==> flow/design.v <==
`timescale 1ns / 1ps
module EC(
input H0,L0,EC_prev,H1,  
output EC_out,EC_next 
    );
wire w;  
assign w = ~(H0 | L0);
assign EC_next = (w & EC_prev);
assign EC_out = (EC_next & H1);
endmodule
`timescale 1ns / 1ps
module TBC(
input X0,X1,Y0,Y1,  
output H,L  
    );
assign H = ((X0) & (!Y1)) | (X1 & (!Y1)) | (X1 & (!Y0));
assign L = (!X1) & Y1;
endmodule
`timescale 1ns / 1ps
module mux8bit(
input sel,
input [7:0]I1,I0,
output [7:0]Y
    );
assign Y = sel ? I1 : I0;
endmodule
`timescale 1ns / 1ps
module TDS(
input [7:0]P0,P1,P2,
output [7:0]Min,Med,Max
    );
wire [20:0]w;
wire [5:0]EC_next;
wire [8:0]EC_out;
wire [2:0]mux_sel;
wire [7:0]Temp_max,Temp_min_1,Temp_min_2;
TBC TBC_1_MSB_67(.X0(P0[6]),.X1(P0[7]),.Y0(P1[6]),.Y1(P1[7]),.H(w[0]),.L(w[1]));
TBC TBC_1_BITS45(.X0(P0[4]),.X1(P0[5]),.Y0(P1[4]),.Y1(P1[5]),.H(w[2]),.L(w[3]));
TBC TBC_1_BITS23(.X0(P0[2]),.X1(P0[3]),.Y0(P1[2]),.Y1(P1[3]),.H(w[4]),.L(w[5]));
TBC TBC_1_LSB_01(.X0(P0[0]),.X1(P0[1]),.Y0(P1[0]),.Y1(P1[1]),.H(w[6]),.L());
EC EC_1_MSB_45(.H0(w[0]),.L0(w[1]),.EC_prev(1'b1),.H1(w[2]),.EC_next(EC_next[0]),.EC_out(EC_out[0]));
EC EC_1_BITS23(.H0(w[2]),.L0(w[3]),.EC_prev(EC_next[0]),.H1(w[4]),.EC_next(EC_next[1]),.EC_out(EC_out[1]));
EC EC_1_LSB_01(.H0(w[4]),.L0(w[5]),.EC_prev(EC_next[1]),.H1(w[6]),.EC_next(),.EC_out(EC_out[2]));
assign mux_sel[0] = EC_out[0] | EC_out[1] | EC_out[2] | w[0];  
mux8bit m_1_min(.sel(mux_sel[0]),.I1(P1),.I0(P0),.Y(Temp_min_1));
mux8bit m_1_max(.sel(mux_sel[0]),.I1(P0),.I0(P1),.Y(Temp_max));
TBC TBC_2_MSB_67(.X0(Temp_max[6]),.X1(Temp_max[7]),.Y0(P2[6]),.Y1(P2[7]),.H(w[7]),.L(w[8]));
TBC TBC_2_BITS45(.X0(Temp_max[4]),.X1(Temp_max[5]),.Y0(P2[4]),.Y1(P2[5]),.H(w[9]),.L(w[10]));
TBC TBC_2_BITS23(.X0(Temp_max[2]),.X1(Temp_max[3]),.Y0(P2[2]),.Y1(P2[3]),.H(w[11]),.L(w[12]));
TBC TBC_2_LSB_01(.X0(Temp_max[0]),.X1(Temp_max[1]),.Y0(P2[0]),.Y1(P2[1]),.H(w[13]),.L());
EC EC_2_MSB_45(.H0(w[7]),.L0(w[8]),.EC_prev(1'b1),.H1(w[9]),.EC_next(EC_next[2]),.EC_out(EC_out[3]));
EC EC_2_BITS23(.H0(w[9]),.L0(w[10]),.EC_prev(EC_next[2]),.H1(w[11]),.EC_next(EC_next[3]),.EC_out(EC_out[4]));
EC EC_2_LSB_01(.H0(w[11]),.L0(w[12]),.EC_prev(EC_next[3]),.H1(w[13]),.EC_next(),.EC_out(EC_out[5]));
assign mux_sel[1] = EC_out[3] | EC_out[4] | EC_out[5] | w[7];
mux8bit m_2_min(.sel(mux_sel[1]),.I1(P2),.I0(Temp_max),.Y(Temp_min_2));
mux8bit m_2_max(.sel(mux_sel[1]),.I1(Temp_max),.I0(P2),.Y(Max));  
TBC TBC_3_MSB_67(.X0(Temp_min_1[6]),.X1(Temp_min_1[7]),.Y0(Temp_min_2[6]),.Y1(Temp_min_2[7]),.H(w[14]),.L(w[15]));
TBC TBC_3_BITS45(.X0(Temp_min_1[4]),.X1(Temp_min_1[5]),.Y0(Temp_min_2[4]),.Y1(Temp_min_2[5]),.H(w[16]),.L(w[17]));
TBC TBC_3_BITS23(.X0(Temp_min_1[2]),.X1(Temp_min_1[3]),.Y0(Temp_min_2[2]),.Y1(Temp_min_2[3]),.H(w[18]),.L(w[19]));
TBC TBC_3_LSB_01(.X0(Temp_min_1[0]),.X1(Temp_min_1[1]),.Y0(Temp_min_2[0]),.Y1(Temp_min_2[1]),.H(w[20]),.L());
EC EC_3_MSB_45(.H0(w[14]),.L0(w[15]),.EC_prev(1'b1),.H1(w[16]),.EC_next(EC_next[4]),.EC_out(EC_out[6]));
EC EC_3_BITS23(.H0(w[16]),.L0(w[17]),.EC_prev(EC_next[4]),.H1(w[18]),.EC_next(EC_next[5]),.EC_out(EC_out[7]));
EC EC_3_LSB_01(.H0(w[18]),.L0(w[19]),.EC_prev(EC_next[5]),.H1(w[20]),.EC_next(),.EC_out(EC_out[8]));
assign mux_sel[2] = EC_out[6] | EC_out[7] | EC_out[8] | w[14];
mux8bit m_3_min(.sel(mux_sel[2]),.I1(Temp_min_2),.I0(Temp_min_1),.Y(Min));  
mux8bit m_3_max(.sel(mux_sel[2]),.I1(Temp_min_1),.I0(Temp_min_2),.Y(Med));  
endmodule
`timescale 1ns / 1ps
module inexact_filter
# (parameter COUNT= 256) 
(input [7:0] Pixel_in,
input  clk,
output [7:0] Median
);
    reg [7:0]  line_buff1 [COUNT-1:0];
    reg [7:0]  line_buff2 [COUNT-1:0];
    reg [7:0]  R1_Max,R1_Med,R1_Min,R2_Max,R2_Med,R2_Min,Buffer_reg;
    wire [7:0] Min,Max,Med,Last_Max,Last_Med,Last_Min;
    integer i;
    always @(posedge clk)begin
    Buffer_reg <= Pixel_in;
    end
    always @ (posedge clk)
    begin
    line_buff2[COUNT-1] <= Buffer_reg;
    line_buff1[COUNT-1] <= line_buff2[0];
    for ( i=0 ; i<COUNT-1; i=i+1 )
        line_buff2[i] <= line_buff2[i+1];
    for ( i=0 ; i<COUNT-1; i=i+1 )
         line_buff1[i] <= line_buff1[i+1];
    end 
    TDS tds1_1(.P0(line_buff1[0]),.P1(line_buff2[0]),.P2(Buffer_reg),.Min(Min),.Max(Max),.Med(Med));
    always @(posedge clk) begin
    R1_Max <= Max;
    R1_Med <= Med;
    R1_Min <= Min;
    end
    always @(posedge clk) begin
    R2_Max <= R1_Max;
    R2_Med <= R1_Med;
    R2_Min <= R1_Min;
    end
    TDS tds2_1(.P0(Max),.P1(R1_Max),.P2(R2_Max),.Min(Last_Min),.Max(),.Med());
    TDS tds2_2(.P0(Med),.P1(R1_Med),.P2(R2_Med),.Min(),.Max(),.Med(Last_Med));
    TDS tds2_3(.P0(Min),.P1(R1_Min),.P2(R2_Min),.Min(),.Max(Last_Max),.Med());
    TDS tds_f(.P0(Last_Min),.P1(Last_Med),.P2(Last_Max),.Min(),.Max(),.Med(Median));
    endmodule
# From RTL to reports: inexact_filter
# Module inexact_filter before and after one edit of its RTL, step after step.
# "orig" refers to lines of the RTL above, "edited" to lines of the edited file.
# "diff": "edited" minus "orig" as printed here. "change_rel_pct": 100 x difference / "orig".
# Operators carry their Yosys type and port widths (W data, S select, Z words).
# Cell names lack the library's common part.
# The mark -- stands for no value.
[inputs] top_module="inexact_filter" clock_port="clk" lib="sky130hd" pvt_corner="tt_025C_1v80"

# Diff
# The edit as a unified diff against the file above.
# A script made this edit. It changes what the design does and was not meant as an optimisation.
# begin of diff
@@ -68,5 +68,5 @@
 `timescale 1ns / 1ps
 module inexact_filter
-# (parameter COUNT= 256) 
+# (parameter COUNT= 320) 
 (input [7:0] Pixel_in,
 input  clk,
# end of diff

# Elaborated design
# Yosys after proc, flatten, opt, wreduce and memory -nomap, before mapping. Enables and synchronous resets that opt folds into registers are not counted as muxes. Print and check cells are not counted. Equal cells are merged and count once.
[bits] item="ff_bits" orig=4152 edited=5176 diff=1024 change_rel_pct=24.66
[bits] item="output_inout_bits" orig=8 edited=8 diff=0 change_rel_pct=0.00
[classes] item="mux" orig=20 edited=20 diff=0 change_rel_pct=0.00
[classes] item="logic" orig=518 edited=518 diff=0 change_rel_pct=0.00
[classes] item="n_reduce_logical" orig=154 edited=154 diff=0 change_rel_pct=0.00
# Operator kinds equal on both sides are left out: 5.

# Depth
# Depth = most cells in a row (Yosys ltp): at word level without a register or memory, in the mapped netlist without a sequential cell, where the memories' decode and read muxes count.
[depth] item="word_depth" orig=104 edited=104 diff=0 change_rel_pct=0.00
[depth] item="abc_area" orig="0" edited="0"
[depth] item="depth_mapped" orig=33 edited=33 diff=0 change_rel_pct=0.00
[depth] item="ltp_nobuf" orig=26 edited=26 diff=0 change_rel_pct=0.00

# Synthesis result
# The flow's flattened synthesis, as Yosys stat reports it; memories are mapped. The netlist is that of the ABC_AREA named above (0 if unset); the other value can give another one.
[by_type] type="dfxtp_1" orig=4152 edited=5176 diff=1024 change_rel_pct=24.66
# Cell types equal on both sides are left out: 102.
[synth_totals] item="cell_count" orig=5008 edited=6032 diff=1024 change_rel_pct=20.45
[synth_totals] item="area_um2" orig=88590.0 edited=109089.6 diff=20499.6 change_rel_pct=23.14
[synth_totals] item="ff_cells" orig=4152 edited=5176 diff=1024 change_rel_pct=24.66
# The figures by module come from a second, unflattened synthesis with its own total; it is not the netlist above.
[unflattened] item="hier_cells" orig=4772 edited=5796 diff=1024 change_rel_pct=21.46
[unflattened] item="hier_area_um2" orig=89444.5 edited=109944.2 diff=20499.7 change_rel_pct=22.92
# Each row is one instance without its submodules.
[modules_orig] module="inexact_filter" instances=1 cells=4152 mod_area_um2=83119.7
[modules_orig] module="mux8bit" instances=30 cells=9 mod_area_um2=131.4
[modules_orig] module="TBC" instances=60 cells=4 mod_area_um2=22.5
[modules_orig] module="EC" instances=45 cells=2 mod_area_um2=20.0
[modules_orig] module="TDS" instances=5 cells=4 mod_area_um2=26.3
[modules_edited] module="inexact_filter" instances=1 cells=5176 mod_area_um2=103619.4
[modules_edited] module="mux8bit" instances=30 cells=9 mod_area_um2=131.4
[modules_edited] module="TBC" instances=60 cells=4 mod_area_um2=22.5
[modules_edited] module="EC" instances=45 cells=2 mod_area_um2=20.0
[modules_edited] module="TDS" instances=5 cells=4 mod_area_um2=26.3

# Path before layout
# Source: OpenSTA report_checks on the synthesized netlist (no wires, ideal clock, input and output delay 20% of the period each), path of least setup slack; recovery checks are left aside. Register names are those of the netlist, which keeps one name where synthesis merged equal registers.
[synth_path] item="path_type" orig="register -> output" edited="register -> output"
[synth_path] item="start" orig="reg line_buff1[0][4]" edited="reg line_buff1[0][4]"
[synth_path] item="end" orig="out Median[1]" edited="out Median[1]"
[synth_path] item="period_ps" orig=11000 edited=11000 diff=0 change_rel_pct=0.00
[synth_path] item="t_arrival_ps" orig=7173 edited=7173 diff=0 change_rel_pct=0.00
[synth_path] item="slack_ps" orig=1627 edited=1627 diff=0
[synth_path] item="delay_ps" orig=7173 edited=7173 diff=0 change_rel_pct=0.00
[synth_path] item="path_stages" orig=30 edited=30 diff=0 change_rel_pct=0.00
[synth_path] item="path_buffers" orig=4 edited=4 diff=0 change_rel_pct=0.00
[synth_path] item="synth_period_reached_ps" orig=9373 edited=9373 diff=0 change_rel_pct=0.00
# "delay_ps" is the arrival time less input delay plus setup time.
# A path that ends at an output port has no setup time.
# "path_stages": output pins that drive a net of the path, with the launching flip-flop's if there is one; two outputs of one cell count as two.
# "synth_period_reached_ps" = period - worst setup slack (recovery checks aside). The figure is calculated, with input and output delays left at 20% of the set period.
# Between the ends stands the longest chain of elaborated cells between them, by number of cells; it is not shown to be the way that was timed. Of several equally long chains one is given.
# A line is the first line of the expression or statement that the cell stems from. Yosys adds cells for indexed reads and writes and turns some case tables into memories.
[synth_via_orig] cell_sequence="dfxtp_1 > buf_4 > a2bb2oi_4 > and4b_1 > buf_6 > o21ai_4 > mux2i_1 > a211o_4 > nand2_4 > buf_8 > nor3b_2 > buf_2 > nor2_2 > o221a_1 > a222oi_1 > a211oi_2 > a211oi_4 > mux2_4 > a31oi_2 > mux2_2 > o21bai_1 > o221ai_4 > o31a_1 > a31oi_4 > mux2_2 > o21ai_1 > o21ai_2 > a31oi_4 > mux2i_1 > a222oi_1" elab_chain_len=103 cone_cells=601 lines_between=9 cone_classes="mux (20); logic (494); reduce/logical (87)"
[synth_lines_orig] item="start: declaration" line=75 rtl="reg [7:0]  line_buff1 [COUNT-1:0];"
[synth_lines_orig] item="start: assignment" line=90 rtl="line_buff1[i] <= line_buff1[i+1];"
[synth_lines_orig] item="$and A1 B1 Y1" line=16 rtl="assign H = ((X0) & (!Y1)) | (X1 & (!Y1)) | (X1 & (!Y0));"
[synth_lines_orig] item="$or A1 B1 Y1 (2 in a row)" line=16
[synth_lines_orig] item="$or A1 B1 Y1" line=7 rtl="assign w = ~(H0 | L0);"
[synth_lines_orig] item="$not A1 Y1" line=7
[synth_lines_orig] item="$and A1 B1 Y1" line=8 rtl="assign EC_next = (w & EC_prev);"
[synth_lines_orig] item="$and A1 B1 Y1" line=9 rtl="assign EC_out = (EC_next & H1);"
[synth_lines_orig] item="$or A1 B1 Y1 (3 in a row)" line=44 rtl="assign mux_sel[0] = EC_out[0] | EC_out[1] | EC_out[2] | w[0];"
[synth_lines_orig] item="[... 83 more ...]"
[synth_lines_orig] item="$or A1 B1 Y1 (2 in a row)" line=16
[synth_lines_orig] item="$or A1 B1 Y1" line=7
[synth_lines_orig] item="$not A1 Y1" line=7
[synth_lines_orig] item="$and A1 B1 Y1" line=8
[synth_lines_orig] item="$and A1 B1 Y1" line=9
[synth_lines_orig] item="$or A1 B1 Y1 (3 in a row)" line=64 rtl="assign mux_sel[2] = EC_out[6] | EC_out[7] | EC_out[8] | w[14];"
[synth_lines_orig] item="$mux W8" line=25 rtl="assign Y = sel ? I1 : I0;"
[synth_lines_orig] item="end: declaration" line=73 rtl="output [7:0] Median"
[synth_via_edited] cell_sequence="dfxtp_1 > buf_4 > a2bb2oi_4 > and4b_1 > buf_6 > o21ai_4 > mux2i_1 > a211o_4 > nand2_4 > buf_8 > nor3b_2 > buf_2 > nor2_2 > o221a_1 > a222oi_1 > a211oi_2 > a211oi_4 > mux2_4 > a31oi_2 > mux2_2 > o21bai_1 > o221ai_4 > o31a_1 > a31oi_4 > mux2_2 > o21ai_1 > o21ai_2 > a31oi_4 > mux2i_1 > a222oi_1" elab_chain_len=103 cone_cells=601 lines_between=9 cone_classes="mux (20); logic (494); reduce/logical (87)"
[synth_lines_edited] item="start: declaration" line=75 rtl="reg [7:0]  line_buff1 [COUNT-1:0];"
[synth_lines_edited] item="start: assignment" line=90 rtl="line_buff1[i] <= line_buff1[i+1];"
[synth_lines_edited] item="$and A1 B1 Y1" line=16 rtl="assign H = ((X0) & (!Y1)) | (X1 & (!Y1)) | (X1 & (!Y0));"
[synth_lines_edited] item="$or A1 B1 Y1 (2 in a row)" line=16
[synth_lines_edited] item="$or A1 B1 Y1" line=7 rtl="assign w = ~(H0 | L0);"
[synth_lines_edited] item="$not A1 Y1" line=7
[synth_lines_edited] item="$and A1 B1 Y1" line=8 rtl="assign EC_next = (w & EC_prev);"
[synth_lines_edited] item="$and A1 B1 Y1" line=9 rtl="assign EC_out = (EC_next & H1);"
[synth_lines_edited] item="$or A1 B1 Y1 (3 in a row)" line=44 rtl="assign mux_sel[0] = EC_out[0] | EC_out[1] | EC_out[2] | w[0];"
[synth_lines_edited] item="[... 83 more ...]"
[synth_lines_edited] item="$or A1 B1 Y1 (2 in a row)" line=16
[synth_lines_edited] item="$or A1 B1 Y1" line=7
[synth_lines_edited] item="$not A1 Y1" line=7
[synth_lines_edited] item="$and A1 B1 Y1" line=8
[synth_lines_edited] item="$and A1 B1 Y1" line=9
[synth_lines_edited] item="$or A1 B1 Y1 (3 in a row)" line=64 rtl="assign mux_sel[2] = EC_out[6] | EC_out[7] | EC_out[8] | w[14];"
[synth_lines_edited] item="$mux W8" line=25 rtl="assign Y = sel ? I1 : I0;"
[synth_lines_edited] item="end: declaration" line=73 rtl="output [7:0] Median"

# Path in the finished layout
# Path of least setup slack in the final report of the runs of pair 1 (OpenROAD, finished layout, wires in). Where an end is a register, its clock arrival counts in the times.
# The report prints the path's times to 10 ps; the period is as set.
[layout_path] item="path_type" orig="register -> output" edited="register -> output"
[layout_path] item="start" orig="reg line_buff1[0][5]" edited="reg line_buff2[0][3]"
[layout_path] item="end" orig="out Median[4]" edited="out Median[1]"
[layout_path] item="period_ps" orig=10700 edited=10700 diff=0 change_rel_pct=0.00
[layout_path] item="t_arrival_ps" orig=8430 edited=8450 diff=20 change_rel_pct=0.24
[layout_path] item="slack_ps" orig=130 edited=110 diff=-20
[layout_path] item="path_stages" orig=34 edited=38 diff=4 change_rel_pct=11.76
[layout_path] item="path_buffers" orig=8 edited=14 diff=6 change_rel_pct=75.00
# Between the ends stands the longest chain of elaborated cells between them, by number of cells; it is not shown to be the way that was timed. Of several equally long chains one is given.
[layout_via_orig] cell_sequence="dfxtp_4 > a2bb2oi_4 > and4b_2 > o21ai_4 > buf_12 > mux2_4 > a211oi_4 > nor2_4 > buf_6 > buf_12 > o311a_4 > o211ai_1 > a21oi_1 > or3_4 > a211o_1 > o211a_4 > or4_1 > nand4_1 > o22ai_1 > o32a_1 > o221ai_4 > buf_6 > o2111ai_4 > a31oi_4 > buf_6 > mux2_2 > o21ai_4 > o21ai_4 > a31oi_4 > buf_6 > buf_4 > mux2_2 > o21ai_2 > buf_2" elab_chain_len=103 cone_cells=604 lines_between=9 cone_classes="mux (20); logic (496); reduce/logical (88)"
[layout_lines_orig] item="start: declaration" line=75 rtl="reg [7:0]  line_buff1 [COUNT-1:0];"
[layout_lines_orig] item="start: assignment" line=90 rtl="line_buff1[i] <= line_buff1[i+1];"
[layout_lines_orig] item="$and A1 B1 Y1" line=16 rtl="assign H = ((X0) & (!Y1)) | (X1 & (!Y1)) | (X1 & (!Y0));"
[layout_lines_orig] item="$or A1 B1 Y1 (2 in a row)" line=16
[layout_lines_orig] item="$or A1 B1 Y1" line=7 rtl="assign w = ~(H0 | L0);"
[layout_lines_orig] item="$not A1 Y1" line=7
[layout_lines_orig] item="$and A1 B1 Y1" line=8 rtl="assign EC_next = (w & EC_prev);"
[layout_lines_orig] item="$and A1 B1 Y1" line=9 rtl="assign EC_out = (EC_next & H1);"
[layout_lines_orig] item="$or A1 B1 Y1 (3 in a row)" line=44 rtl="assign mux_sel[0] = EC_out[0] | EC_out[1] | EC_out[2] | w[0];"
[layout_lines_orig] item="[... 83 more ...]"
[layout_lines_orig] item="$or A1 B1 Y1 (2 in a row)" line=16
[layout_lines_orig] item="$or A1 B1 Y1" line=7
[layout_lines_orig] item="$not A1 Y1" line=7
[layout_lines_orig] item="$and A1 B1 Y1" line=8
[layout_lines_orig] item="$and A1 B1 Y1" line=9
[layout_lines_orig] item="$or A1 B1 Y1 (3 in a row)" line=64 rtl="assign mux_sel[2] = EC_out[6] | EC_out[7] | EC_out[8] | w[14];"
[layout_lines_orig] item="$mux W8" line=25 rtl="assign Y = sel ? I1 : I0;"
[layout_lines_orig] item="end: declaration" line=73 rtl="output [7:0] Median"
[layout_via_edited] cell_sequence="dfxtp_4 > o2bb2ai_2 > and4b_4 > o21ai_4 > buf_12 > buf_4 > nor3_1 > o21ai_1 > a31oi_1 > buf_4 > or3b_4 > buf_8 > a211oi_4 > nor4b_4 > buf_4 > buf_4 > a22o_1 > a221oi_2 > [... 2 more ...] > a31o_4 > buf_6 > buf_6 > o32a_1 > o221ai_4 > o221a_4 > a31oi_4 > buf_6 > buf_12 > buf_12 > and2_4 > a2111oi_4 > buf_4 > a31oi_4 > mux2i_2 > buf_4 > a222oi_1 > buf_2" cone_cells=602 lines_between=9 cone_classes="mux (20); logic (494); reduce/logical (88)"
[layout_lines_edited] item="start: declaration" line=76 rtl="reg [7:0]  line_buff2 [COUNT-1:0];"
[layout_lines_edited] item="start: assignment" line=88 rtl="line_buff2[i] <= line_buff2[i+1];"
[layout_lines_edited] item="end: declaration" line=73 rtl="output [7:0] Median"
# edited: No chain of elaborated cells between the ends is given.

# Flow runs
# Runs of the flow (Yosys, OpenROAD) on both versions; the two runs of a pair have the same settings. The constraints put input and output delay at 20% of the set period each and load the outputs with 0.01 pF.
[flow_settings_pair_1] period_ns=10.7 CAP_MARGIN=20 CORE_MARGIN=2 CORE_UTILIZATION=40 SLEW_MARGIN=20
[results_pair_1] item="synthArea_um2" orig=88590.0 edited=109089.6 diff=20499.6 change_rel_pct=23.14
[results_pair_1] item="design_die_area_um2" orig=225255.0 edited=276918.0 diff=51663.0 change_rel_pct=22.94
[results_pair_1] item="final_util_pct" orig=48.8 edited=48.7 diff=-0.1
[results_pair_1] item="ws_setup_ps" orig=126 edited=112 diff=-14
[results_pair_1] item="tns_ps" orig=0 edited=0 diff=0
[results_pair_1] item="design_power_uw" orig=29404 edited=36356 diff=6952 change_rel_pct=23.64
[results_pair_1] item="achievedPeriod_ps" orig=10574 edited=10588 diff=14 change_rel_pct=0.13
[flow_settings_pair_2] CAP_MARGIN=25 CELL_PAD_IN_SITES_GLOBAL_PLACEMENT=3 CORE_MARGIN=6 CORE_UTILIZATION=60 CTS_CLUSTER_SIZE=62 GPL_TIMING_DRIVEN=1 MAX_ROUTING_LAYER="met5" PLACE_DENSITY_LB_ADDON=0.14 SETUP_SLACK_MARGIN=-0.64 SLEW_MARGIN=5 period_ns=8.39
[results_pair_2] item="synthArea_um2" orig=88590.0 edited=109089.6 diff=20499.6 change_rel_pct=23.14
[results_pair_2] item="design_die_area_um2" orig=157014.0 edited=192195.0 diff=35181.0 change_rel_pct=22.41
[results_pair_2] item="final_util_pct" orig=72.7 edited=72.7 diff=0.0
[results_pair_2] item="ws_setup_ps" orig=-1615 edited=-1534 diff=81
[results_pair_2] item="tns_ps" orig=-11280 edited=-10793 diff=487
[results_pair_2] item="design_power_uw" orig=37087 edited=46148 diff=9061 change_rel_pct=24.43
[results_pair_2] item="achievedPeriod_ps" orig=10005 edited=9924 diff=-81 change_rel_pct=-0.81
# "achievedPeriod_ps" = clock period - worst setup slack. The figure is calculated, with input and output delays left at 20% of the set period.
# "design_power_uw" rests on the timing tool's default activity at the inputs, not on a simulated workload.
